==> flow/design.v <==
module testpc(
	clock,   
	reset,   
	pc,   
	instruction,   
	mem_data,   
	mem_addr,   
	mem_wdata,   
	mwrite_enable,
	mread_enable,
	regwrite_enable,   
	write_addr,   
	reg_write_data   
	);
	input clock, reset;
	input [15:0] instruction, mem_data;
	output [15:0] pc, mem_addr, mem_wdata;
	output [15:0] reg_write_data;
	output mwrite_enable, mread_enable, regwrite_enable;
	output [2:0] write_addr;
	reg [15:0] pc, read_data1, read_data2, ext_imm_data, alu_result;
	reg [15:0] reg_write_data;
	reg [15:0] jump_addr, branch_addr;
	reg [15:0] mwrite_addr, mread_addr;
	reg [6:0] imm_data;
	reg [2:0] read_addr1, read_addr2, write_addr;
	reg [1:0] result_sel;
	reg regwrite_enable, func_sel, imm_sel, mwrite_enable;
	reg mread_enable, memtoreg_sel, jump_enable, branch_enable;
	reg [15:0] reg_table[0:7];
	reg [15:0] c, temp;
	reg c1, c2, s1;
	wire [15:0] b1;
	wire [15:0] and_result, not_result;
	assign mem_addr = alu_result;
	assign mem_wdata = read_data2;
	always@(posedge clock or negedge reset)
	begin
		if(reset == 1'b0)
			pc <= 16'b0000000000000000;
		else if(branch_enable == 1'b1)
		begin
			if(alu_result == 0)
				pc <= pc + branch_addr;
			else
				pc <= pc + 16'b0000000000000001;
		end
		else if(jump_enable == 1'b1)
			pc <= 16'b0000000000000000 + jump_addr;
		else
			pc <= pc + 16'b0000000000000001;
	end
	always@(instruction)
	begin
		begin
			if(instruction[15:13] == 3'b001 && instruction[3:0] <= 4'b0010)   
			begin
				if(instruction[3:0] == 4'b0000)   
				begin
					read_addr1 = instruction[12:10]; 
					read_addr2 = instruction[9:7];  
					write_addr = instruction[6:4];  
					imm_data = 7'b0000000;
					mwrite_addr = 16'b0000000000000000;
					mread_addr = 16'b0000000000000000;
					jump_addr = 16'b0000000000000000;
					branch_addr = 16'b0000000000000000;
					regwrite_enable = 1'b1;
					func_sel = 1'b0;
					result_sel = 2'b00;
					imm_sel = 1'b0;
					mwrite_enable = 1'b0;
					mread_enable = 1'b0;
					memtoreg_sel = 1'b0;
					jump_enable = 1'b0;
					branch_enable = 1'b0;
				end
				else if(instruction[3:0] == 4'b0001)   
				begin
					read_addr1 = instruction[12:10];  
					read_addr2 = instruction[9:7];  
					write_addr = instruction[6:4];  
					imm_data = 7'b0000000;
					mwrite_addr = 16'b0000000000000000;
					mread_addr = 16'b0000000000000000;
					jump_addr = 16'b0000000000000000;
					branch_addr = 16'b0000000000000000;
					regwrite_enable = 1'b1;
					func_sel = 1'b0;
					result_sel = 2'b10;
					imm_sel = 1'b0;
					mwrite_enable = 1'b0;
					mread_enable = 1'b0;
					memtoreg_sel = 1'b0;
					jump_enable = 1'b0;
					branch_enable =	1'b0;		
				end
				else   
				begin
					read_addr1 = instruction[12:10];  
					read_addr2 = instruction[9:7];  
					write_addr = instruction[6:4];  
					imm_data = 7'b0000000;
					mwrite_addr = 16'b0000000000000000;
					mread_addr = 16'b0000000000000000;
					jump_addr = 16'b0000000000000000;
					branch_addr = 16'b0000000000000000;
					regwrite_enable = 1'b1;
					func_sel = 1'b0;
					result_sel = 2'b11;
					imm_sel = 1'b0;
					mwrite_enable = 1'b0;
					mread_enable = 1'b0;
					memtoreg_sel = 1'b0;
					jump_enable = 1'b0;
					branch_enable =	1'b0;		
				end
			end
			else if(instruction[15:13] == 3'b011)   
			begin
				read_addr1 = instruction[12:10];  
				read_addr2 = 3'b000; 
				write_addr = instruction[9:7];  
				imm_data = instruction[6:0];  
				mwrite_addr = 16'b0000000000000000;
				mread_addr = 16'b0000000000000000;
				jump_addr = 16'b0000000000000000;
				branch_addr = 16'b0000000000000000;
				regwrite_enable = 1'b1;
				func_sel = 1'b0;
				result_sel = 2'b00;
				imm_sel = 1'b1;
				mwrite_enable = 1'b0;
				mread_enable = 1'b0;
				memtoreg_sel = 1'b0;
				jump_enable = 1'b0;
				branch_enable =	1'b0;	
			end
			else if(instruction[15:13] == 3'b100)   
			begin
				read_addr1 = instruction[12:10]; 
				read_addr2 = 3'b000;  
				write_addr = instruction[9:7]; 
				imm_data = instruction[6:0];  
				mwrite_addr = 16'b0000000000000000;
				mread_addr = instruction[12:10];
				jump_addr = 16'b0000000000000000;
				branch_addr = 16'b0000000000000000;
				regwrite_enable = 1'b1;
				func_sel = 1'b0;
				result_sel = 2'b00;
				imm_sel = 1'b1;
				mwrite_enable = 1'b0;
				mread_enable = 1'b1;
				memtoreg_sel = 1'b1;
				jump_enable = 1'b0;
				branch_enable =	1'b0;	
			end
			else if(instruction[15:13] == 3'b101)   
			begin
				read_addr1 = instruction[12:10]; 
				read_addr2 = instruction[9:7];
				write_addr = 3'b000;
				imm_data = instruction[6:0]; 
				mwrite_addr = instruction[9:7]; 
				mread_addr = 16'b0000000000000000;
				jump_addr = 16'b0000000000000000;
				branch_addr = 16'b0000000000000000;
				regwrite_enable = 1'b0;
				func_sel = 1'b0;
				result_sel = 2'b00;
				imm_sel = 1'b1;
				mwrite_enable = 1'b1;
				mread_enable = 1'b0;
				memtoreg_sel = 1'b0;
				jump_enable = 1'b0;
				branch_enable =	1'b0;	
			end
			else if(instruction[15:13] == 3'b110)   
			begin
				read_addr1 = instruction[12:10]; 
				read_addr2 = instruction[9:7]; 
				write_addr = 3'b000;
				imm_data = instruction[6:0]; 
				mwrite_addr = 16'b0000000000000000;
				mread_addr = 16'b0000000000000000;
				jump_addr = 16'b0000000000000000;
				branch_addr = instruction[6:0];
				regwrite_enable = 1'b0;
				func_sel = 1'b1;
				result_sel = 2'b00;
				imm_sel = 1'b0;
				mwrite_enable = 1'b0;
				mread_enable = 1'b0;
				memtoreg_sel = 1'b0;
				jump_enable = 1'b0;
				branch_enable =	1'b1;	
			end
			else if(instruction[15:13] == 3'b111)   
			begin
				read_addr1 = 3'b000;
				read_addr2 = 3'b000; 
				write_addr = 3'b000;
				imm_data = 7'b0000000;
				mwrite_addr = 16'b0000000000000000;
				mread_addr = 16'b0000000000000000;
				jump_addr = instruction[12:0];   
				branch_addr = 16'b0000000000000000;
				regwrite_enable = 1'b0;
				func_sel = 1'b0;
				result_sel = 2'b00;
				imm_sel = 1'b0;
				mwrite_enable = 1'b0;
				mread_enable = 1'b0;
				memtoreg_sel = 1'b0;
				jump_enable = 1'b1;
				branch_enable = 1'b0;	
			end
			else   
			begin
				read_addr1 = 3'b000;
				read_addr2 = 3'b000;
				write_addr = 3'b000;
				imm_data = 7'b0000000;
				mwrite_addr = 16'b0000000000000000;
				mread_addr = 16'b0000000000000000;
				jump_addr = 16'b0000000000000000;
				branch_addr = 16'b0000000000000000;
				regwrite_enable = 1'b0;
				func_sel = 1'b0;
				result_sel = 2'b00;
				imm_sel = 1'b0;
				mwrite_enable = 1'b0;
				mread_enable = 1'b0;
				memtoreg_sel = 1'b0;
				jump_enable = 1'b0;
				branch_enable =	1'b0;	
			end
		end
	end
	always@(alu_result, mem_data, memtoreg_sel)
	begin
		if(memtoreg_sel == 1'b1)
			reg_write_data = mem_data;
		else
			reg_write_data = alu_result;
	end
	always@(posedge clock or negedge reset)
	begin
		if(reset == 1'b0)   
		begin
			reg_table[0] <= 16'b0000000000000000;
			reg_table[1] <= 16'b0000000000000000;
			reg_table[2] <= 16'b0000000000000000;
			reg_table[3] <= 16'b0000000000000000;
			reg_table[4] <= 16'b0000000000000000;
			reg_table[5] <= 16'b0000000000000000;
			reg_table[6] <= 16'b0000000000000000;
			reg_table[7] <= 16'b0000000000000000;
		end
		else if(regwrite_enable == 1'b1)
			reg_table[write_addr] <= reg_write_data;
	end
	always@(*)
	begin
		read_data1 = reg_table[read_addr1];
		read_data2 = reg_table[read_addr2];
	end
	reg [15:0] mux_data;
	reg [15:0] adder_result;	
	always@(imm_data)
	begin
		if(imm_data[6] == 1'b1)
			ext_imm_data = 16'b1111111110000000 + imm_data;
		else
			ext_imm_data = 16'b0000000000000000 + imm_data;
	end
	always@(read_data2, ext_imm_data, imm_sel)
	begin
		if(imm_sel == 1'b0)
			mux_data = read_data2;
		else
			mux_data = ext_imm_data;
	end
	always@(mux_data, b1, func_sel)
	case(func_sel)
		1'b0 : temp = mux_data;
		1'b1 : temp = ~mux_data + 1;
	endcase
	assign b1 = temp;
	always@(*)
	begin
	adder_result[0] = read_data1[0] ^ b1[0];
	c[0] = read_data1[0] & b1[0];	
	s1 = b1[1] ^ c[0];
	c1 = b1[1] & c[0];
	adder_result[1] = read_data1[1] ^ s1;
	c2 = read_data1[1] & s1;
	c[1] = c1 | c2;
	s1 = b1[2] ^ c[1];
	c1 = b1[2] & c[1];
	adder_result[2] = read_data1[2] ^ s1;
	c2 = read_data1[2] & s1;
	c[2] = c1 | c2;	
	s1 = b1[3] ^ c[2];
	c1 = b1[3] & c[2];
	adder_result[3] = read_data1[3] ^ s1;
	c2 = read_data1[3] & s1;
	c[3] = c1 | c2;
	s1 = b1[4] ^ c[3];
	c1 = b1[4] & c[3];
	adder_result[4] = read_data1[4] ^ s1;
	c2 = read_data1[4] & s1;
	c[4] = c1 | c2;
	s1 = b1[5] ^ c[4];
	c1 = b1[5] & c[4];
	adder_result[5] = read_data1[5] ^ s1;
	c2 = read_data1[5] & s1;
	c[5] = c1 | c2;
	s1 = b1[6] ^ c[5];
	c1 = b1[6] & c[5];
	adder_result[6] = read_data1[6] ^ s1;
	c2 = read_data1[6] & s1;
	c[6] = c1 | c2;
	s1 = b1[7] ^ c[6];
	c1 = b1[7] & c[6];
	adder_result[7] = read_data1[7] ^ s1;
	c2 = read_data1[7] & s1;
	c[7] = c1 | c2;
	s1 = b1[8] ^ c[7];
	c1 = b1[8] & c[7];
	adder_result[8] = read_data1[8] ^ s1;
	c2 = read_data1[8] & s1;
	c[8] = c1 | c2;
	s1 = b1[9] ^ c[8];
	c1 = b1[9] & c[8];
	adder_result[9] = read_data1[9] ^ s1;
	c2 = read_data1[9] & s1;
	c[9] = c1 | c2;
	s1 = b1[10] ^ c[9];
	c1 = b1[10] & c[9];
	adder_result[10] = read_data1[10] ^ s1;
	c2 = read_data1[10] & s1;
	c[10] = c1 | c2;
	s1 = b1[11] ^ c[10];
	c1 = b1[11] & c[10];
	adder_result[11] = read_data1[11] ^ s1;
	c2 = read_data1[11] & s1;
	c[11] = c1 | c2;
	s1 = b1[12] ^ c[11];
	c1 = b1[12] & c[11];
	adder_result[12] = read_data1[12] ^ s1;
	c2 = read_data1[12] & s1;
	c[12] = c1 | c2;
	s1 = b1[13] ^ c[12];
	c1 = b1[13] & c[12];
	adder_result[13] = read_data1[13] ^ s1;
	c2 = read_data1[13] & s1;
	c[13] = c1 | c2;
	s1 = b1[14] ^ c[13];
	c1 = b1[14] & c[13];
	adder_result[14] = read_data1[14] ^ s1;
	c2 = read_data1[14] & s1;
	c[14] = c1 | c2;
	s1 = b1[15] ^ c[14];
	c1 = b1[15] & c[14];
	adder_result[15] = read_data1[15] ^ s1;
	c2 = read_data1[15] & s1;
	c[15] = c1 | c2;
	end
	assign and_result = read_data1 & mux_data;
	assign not_result = ~read_data1 + mux_data;
	always@(adder_result, and_result, not_result, result_sel)
	case(result_sel)
		2'b00 : alu_result = adder_result;
		2'b01 : 
		begin
			if(adder_result >= 0)
				alu_result = 8'b00000000;
			else
				alu_result = 8'b00000001;
		end
		2'b10 : alu_result = and_result;
		2'b11 : alu_result = not_result;
	endcase
endmodule
---- Reports on testpc ----
Tool output for the design above, in the order of the flow.
Line numbers count from 1 in the design file above.
Operators carry their Yosys type and port widths (W data, S select, Z words).
Cell names lack the library's common part.
The mark -- stands for no value.
inputs
  design top .............................. testpc
  clock ................................... clock
  cell library ............................ sky130hd
  timing corner ........................... tt_025C_1v80

---- Word-level counts ----
Counts by Yosys on the flattened word-level netlist (proc, flatten, opt, wreduce). Print and check cells are left out.
operators by class
  $add $sub $neg .......................... 5
  order comparisons ....................... 2
  eq/ne operators ......................... 31
  mux-type cells .......................... 66
  bitwise logic cells ..................... 78
  reduce/logical cells .................... 15
operators by type and width
  operator                 number
  $pmux W16 S8             2
  $mux W16                 6
  $mux W13                 6
  $mux W7                  10
  $pmux W16 S4             1
  $eq A3 B3 Y1 const B     16
  $mux W3                  13
  $add A16 B1 Y16 const B  2
  $add A16 B16 Y16         2
  $not A16 Y16             2
  $pmux W16 S2             1
  $xor A1 B1 Y1            31
  $and A1 B1 Y1            29
  $mux W1                  25
  $eq A3 B2 Y1 const B     7
  $ge A16 B1 Y1 const B    1
  $and A16 B16 Y16         1
  $add A16 B7 Y16 const A  1
  $logic_not A16 Y1        1
  $reduce_and A2 Y1        8
  $or A1 B1 Y1             14
  $eq A3 B1 Y1 const B     4
  $logic_not A3 Y1         3
  $eq A2 B2 Y1 const B     2
  $eq A4 B1 Y1 const B     1
  $le A4 B2 Y1 const B     1
  $logic_not A4 Y1         1
  $mux W2                  2
Not listed: further kinds 4, cells in them 4.
bit counts
  register bits after elaboration ......... 144
  input bits .............................. 34
  cells after elaboration ................. 206

---- Depth ----
Depth = most cells in a row (Yosys ltp): at word level without a register or memory, in the mapped netlist without a sequential cell, where the memories' decode and read muxes count.
logic depth
  word-level depth ........................ 63
  ABC_AREA ................................ 1
  gate-level depth with buffers ........... 46
  gate-level depth less buffers ........... 45

---- Netlist ----
Source: synth_stat.txt of the flow (Yosys; design flattened, memories mapped). It holds for the ABC_AREA given above (unset counts as 0); a run with the other value may have another netlist.
mapped netlist
  mapped cells ............................ 1693
  synthesis area .......................... 11390.9 um^2
  sequential area ......................... 3603.5 um^2
  mapped flip-flops ....................... 144
cells by type
  cell type  number  total area (um^2)
  dfrtp_1    144     3.6E+03
  nand2_1    514     1929.35
  o21ai_0    154     770.739
  inv_1      196     735.706
  nand3_1    147     735.706
  ha_1       40      500.48
  nor2_1     115     431.664
  nand4_1    52      325.312
  fa_1       16      320.307
  xor2_1     33      289.027
  a21oi_1    53      265.254
  clkbuf_1   43      161.405
  o22ai_1    20      125.12
  o21ai_1    21      105.101
  buf_6      9       101.347
  a221oi_1   9       78.826
  buf_2      13      65.062
  or2_2      10      62.56
Other cell types: 33; their cells: 104.

---- Path before layout ----
Source: OpenSTA report_checks on the synthesized netlist (no wires, ideal clock, input and output delay 20% of the period each), path of least setup slack; recovery checks are left aside. Register names are those of the netlist, which keeps one name where synthesis merged equal registers.
timing path after synthesis
  kind .................................... input port to output port
  from .................................... input port instruction[13]
  to ...................................... output port reg_write_data[15]
  period .................................. 16.0 ns
  output delay ............................ 3.200 ns
  launch time at the first pin ............ 3.200 ns
  arrival time ............................ 11.068 ns
  data required time ...................... 12.800 ns
  setup slack ............................. 1.732 ns
  path delay .............................. 7.868 ns
  stages .................................. 37
  path buffers ............................ 4
  synthesis period reached ................ 14.268 ns
"path delay" = arrival - input delay + setup time.
At an output port there is no setup time.
"stages" counts driving pins, that of a launching flip-flop among them; a cell with two outputs on the path counts twice.
"synthesis period reached" is the clock period less the worst setup slack; recovery checks do not enter. This is arithmetic on one report: input and output delays are still those of the set period (20% each).
Between the ends stands the longest chain of elaborated cells between them, by number of cells; it is not shown to be the way that was timed. Of several equally long chains one is given.
A line is the first line of the expression or statement that the cell stems from. Yosys adds cells for indexed reads and writes and turns some case tables into memories.
between the ends, after synthesis
  path through ............................ buf_4 > nand3_1 > nand2_1 > nand2_1 > o21ai_0 > o21ai_0 > inv_1 > clkbuf_1 > buf_1 > a21oi_1 > ha_1 > inv_1 > fa_1 > fa_1 > fa_1 > inv_1 > fa_1 > fa_1 > fa_1 > fa_1 > fa_1 > fa_1 > fa_1 > fa_1 > fa_1 > fa_1 > fa_1 > inv_1 > nand2_1 > nand2_1 > nand2_1 > nand2_1 > inv_1 > nand3_1 > nand3_2 > buf_6 > a31oi_4
  cells in the longest elaborated chain ... 59
  elaborated cells on any way between the ends .. 127
  source lines of those cells ............. 75
RTL lines, path after synthesis
  item                RTL line  text
  start: declaration  16        input [15:0] instruction, mem_data;
  $eq A3 B3 Y1        179       else if(instruction[15:13] == 3'b110)
  $mux W7             179
  $mux W7             159       else if(instruction[15:13] == 3'b101)
  $mux W7             139       else if(instruction[15:13] == 3'b100)
  $mux W7             119       else if(instruction[15:13] == 3'b011)
  $mux W7             56        if(instruction[15:13] == 3'b001 && instruction[3:0] <= 4'b0010)
  $add A16 B7 Y16     274       ext_imm_data = 16'b1111111110000000 + imm_data;
  [... 45 more ...]   --
  $xor A1 B1 Y1       360       s1 = b1[14] ^ c[13];
  $and A1 B1 Y1       363       c2 = read_data1[14] & s1;
  $or A1 B1 Y1        364       c[14] = c1 | c2;
  $xor A1 B1 Y1       365       s1 = b1[15] ^ c[14];
  $xor A1 B1 Y1       367       adder_result[15] = read_data1[15] ^ s1;
  $pmux W16 S4        374       case(result_sel)
  $mux W16            243       if(memtoreg_sel == 1'b1)
  end: declaration    18        output [15:0] reg_write_data;

---- Timing after layout ----
Path of least setup slack in the final report of flow run A (OpenROAD, finished layout, wires in). Where an end is a register, its clock arrival counts in the times.
timing path post-layout
  kind .................................... input port to output port
  from .................................... input port instruction[3]
  to ...................................... output port reg_write_data[15]
  period .................................. 16.0 ns
  output delay ............................ 3.20 ns
  launch time at the first pin ............ 3.20 ns
  arrival time ............................ 10.61 ns
  data required time ...................... 12.80 ns
  setup slack ............................. 2.19 ns
  stages .................................. 60
  path buffers ............................ 41
Between the ends stands the longest chain of elaborated cells between them, by number of cells; it is not shown to be the way that was timed. Of several equally long chains one is given.
between the ends, post-layout
  path through ............................ buf_8 > nor2_4 > nand2_2 > inv_2 > nand2_4 > nand2_8 > nand2_8 > nor2_4 > nand2_2 > buf_4 > buf_4 > buf_4 > buf_4 > buf_4 > buf_4 > buf_4 > buf_4 > buf_4 > [... 24 more ...] > buf_4 > buf_4 > buf_4 > buf_4 > buf_4 > nor2_1 > nor3_1 > nand3_1 > o21ai_1 > inv_1 > ha_1 > nand3_1 > nand2_1 > o21ai_4 > clkinvlp_4 > buf_4 > a31oi_4 > buf_6
  cells in the longest elaborated chain ... 56
  elaborated cells on any way between the ends .. 110
  source lines of those cells ............. 77
RTL lines, path post-layout
  item                 RTL line  text
  start: declaration   16        input [15:0] instruction, mem_data;
  $le A4 B2 Y1         56        if(instruction[15:13] == 3'b001 && instruction[3:0] <= 4'b0010)
  $logic_and A1 B1 Y1  56
  $mux W7              56
  $add A16 B7 Y16      274       ext_imm_data = 16'b1111111110000000 + imm_data;
  $mux W16             273       if(imm_data[6] == 1'b1)
  $mux W16             280       if(imm_sel == 1'b0)
  $not A16 Y16         288       1'b1 : temp = ~mux_data + 1;
  [... 42 more ...]    --
  $xor A1 B1 Y1        360       s1 = b1[14] ^ c[13];
  $and A1 B1 Y1        363       c2 = read_data1[14] & s1;
  $or A1 B1 Y1         364       c[14] = c1 | c2;
  $xor A1 B1 Y1        365       s1 = b1[15] ^ c[14];
  $xor A1 B1 Y1        367       adder_result[15] = read_data1[15] ^ s1;
  $pmux W16 S4         374       case(result_sel)
  $mux W16             243       if(memtoreg_sel == 1'b1)
  end: declaration     18        output [15:0] reg_write_data;

Subject: testpc on sky130hd, stored results

Hello all,

3 stored runs of testpc in the flow (synthesis by Yosys, layout by OpenROAD, sky130hd cells), in arbitrary order. Constraints: input delay and output delay 20% of the set period each, output load 0.01 pF.
"achieved clock period (ns)" means the clock period less the worst setup slack. The figure is calculated, with input and output delays left at 20% of the set period.
"worst setup path time (ns)": the worst setup path's part of the clock period (all of it between registers, 20% less for each end at a port) less its slack. A launch clock that arrives late makes it longer, a capture clock that arrives late makes it shorter.
"finish__power__total" is the tool's figure for a default switching activity; nothing was simulated.

Flow files of flow run A
==> flow/run.sh <==
#!/bin/bash
# the make line also repeats the synthesis and layout settings of config.mk as NAME=value (left out here)
make -C /OpenROAD-flow-scripts/flow DESIGN_CONFIG=/design/flow/config.mk WORK_HOME=/design/flow/orfs CLKGATE_MAP_FILE= finish
==> flow/config.mk <==
export PLATFORM = sky130hd
export DESIGN_NAME = testpc
export DESIGN_NICKNAME = testpc
export VERILOG_FILES = /design/flow/design.v
export SDC_FILE = /design/flow/constraint.sdc
export NUM_CORES = 4
export LEC_CHECK = 0
export ABC_AREA = 1
export CAP_MARGIN = 20
export CELL_PAD_IN_SITES_GLOBAL_PLACEMENT = 1
export CORE_ASPECT_RATIO = 1.85
export CORE_MARGIN = 2
export CORE_UTILIZATION = 40
export CTS_CLUSTER_DIAMETER = 323
export CTS_CLUSTER_SIZE = 44
export HOLD_SLACK_MARGIN = 0.26
export PLACE_DENSITY = 0.94
export SETUP_SLACK_MARGIN = 2.02
export SLEW_MARGIN = 40
export TNS_END_PERCENT = 55
==> flow/constraint.sdc <==
create_clock -name core_clock -period 16.0 [get_ports {clock}]
set_input_delay 3.2000 -clock core_clock [delete_from_list [all_inputs] [get_ports {clock}]]
set_output_delay 3.2000 -clock core_clock [all_outputs]
set_load 0.01 [all_outputs]

report of flow run A
yosys chip area after synthesis (um^2): 11390.9
finish__design__die__area: 29908.2
finish__design__instance__area__stdcell: 14244.9
finish__design__instance__utilization: 0.5039
finish__timing__setup__ws: 2.189
finish__timing__setup__tns: 0.000
finish__timing__hold__ws: 0.481
finish__power__total: 2.372e-03
achieved clock period (ns): 13.811
worst setup path time (ns): 7.41
worst setup path kind: input port to output port

Flow files of flow run B
==> flow/run.sh <==
#!/bin/bash
# the make line also repeats the synthesis and layout settings of config.mk as NAME=value (left out here)
make -C /OpenROAD-flow-scripts/flow DESIGN_CONFIG=/design/flow/config.mk WORK_HOME=/design/flow/orfs CLKGATE_MAP_FILE= finish
==> flow/config.mk <==
export PLATFORM = sky130hd
export DESIGN_NAME = testpc
export DESIGN_NICKNAME = testpc
export VERILOG_FILES = /design/flow/design.v
export SDC_FILE = /design/flow/constraint.sdc
export NUM_CORES = 4
export LEC_CHECK = 0
export CAP_MARGIN = 35
export CELL_PAD_IN_SITES_GLOBAL_PLACEMENT = 0
export CORE_MARGIN = 5
export CORE_UTILIZATION = 16
export CTS_CLUSTER_DIAMETER = 288
export HOLD_SLACK_MARGIN = 0.02
export MIN_ROUTING_LAYER = met1
export PLACE_DENSITY = 0.38
export SLEW_MARGIN = 25
==> flow/constraint.sdc <==
create_clock -name core_clock -period 8.74 [get_ports {clock}]
set_input_delay 1.7480 -clock core_clock [delete_from_list [all_inputs] [get_ports {clock}]]
set_output_delay 1.7480 -clock core_clock [all_outputs]
set_load 0.01 [all_outputs]

report of flow run B
yosys chip area after synthesis (um^2): 10948.0
finish__design__die__area: 73755.7
finish__design__instance__area__stdcell: 16407.0
finish__design__instance__utilization: 0.2405
finish__timing__setup__ws: -2.599
finish__timing__setup__tns: -47.458
finish__timing__hold__ws: 0.502
finish__power__total: 6.138e-03
achieved clock period (ns): 11.339
worst setup path time (ns): 7.84
worst setup path kind: input port to output port

Flow files of flow run C
==> flow/run.sh <==
#!/bin/bash
# the make line also repeats the synthesis and layout settings of config.mk as NAME=value (left out here)
make -C /OpenROAD-flow-scripts/flow DESIGN_CONFIG=/design/flow/config.mk WORK_HOME=/design/flow/orfs CLKGATE_MAP_FILE= finish
==> flow/config.mk <==
export PLATFORM = sky130hd
export DESIGN_NAME = testpc
export DESIGN_NICKNAME = testpc
export VERILOG_FILES = /design/flow/design.v
export SDC_FILE = /design/flow/constraint.sdc
export NUM_CORES = 4
export LEC_CHECK = 0
export CAP_MARGIN = 0
export CORE_ASPECT_RATIO = 0.53
export CORE_MARGIN = 2
export CORE_UTILIZATION = 40
export GPL_TIMING_DRIVEN = 0
export HOLD_SLACK_MARGIN = -0.04
export SLEW_MARGIN = 20
export TNS_END_PERCENT = 85
==> flow/constraint.sdc <==
create_clock -name core_clock -period 16.0 [get_ports {clock}]
set_input_delay 3.2000 -clock core_clock [delete_from_list [all_inputs] [get_ports {clock}]]
set_output_delay 3.2000 -clock core_clock [all_outputs]
set_load 0.01 [all_outputs]

report of flow run C
yosys chip area after synthesis (um^2): 10948.0
finish__design__die__area: 28776.1
finish__design__instance__area__stdcell: 13365.3
finish__design__instance__utilization: 0.4924
finish__timing__setup__ws: 0.384
finish__timing__setup__tns: 0.000
finish__timing__hold__ws: 0.510
finish__power__total: 2.670e-03
achieved clock period (ns): 15.616
worst setup path time (ns): 9.22
worst setup path kind: input port to output port

Thanks
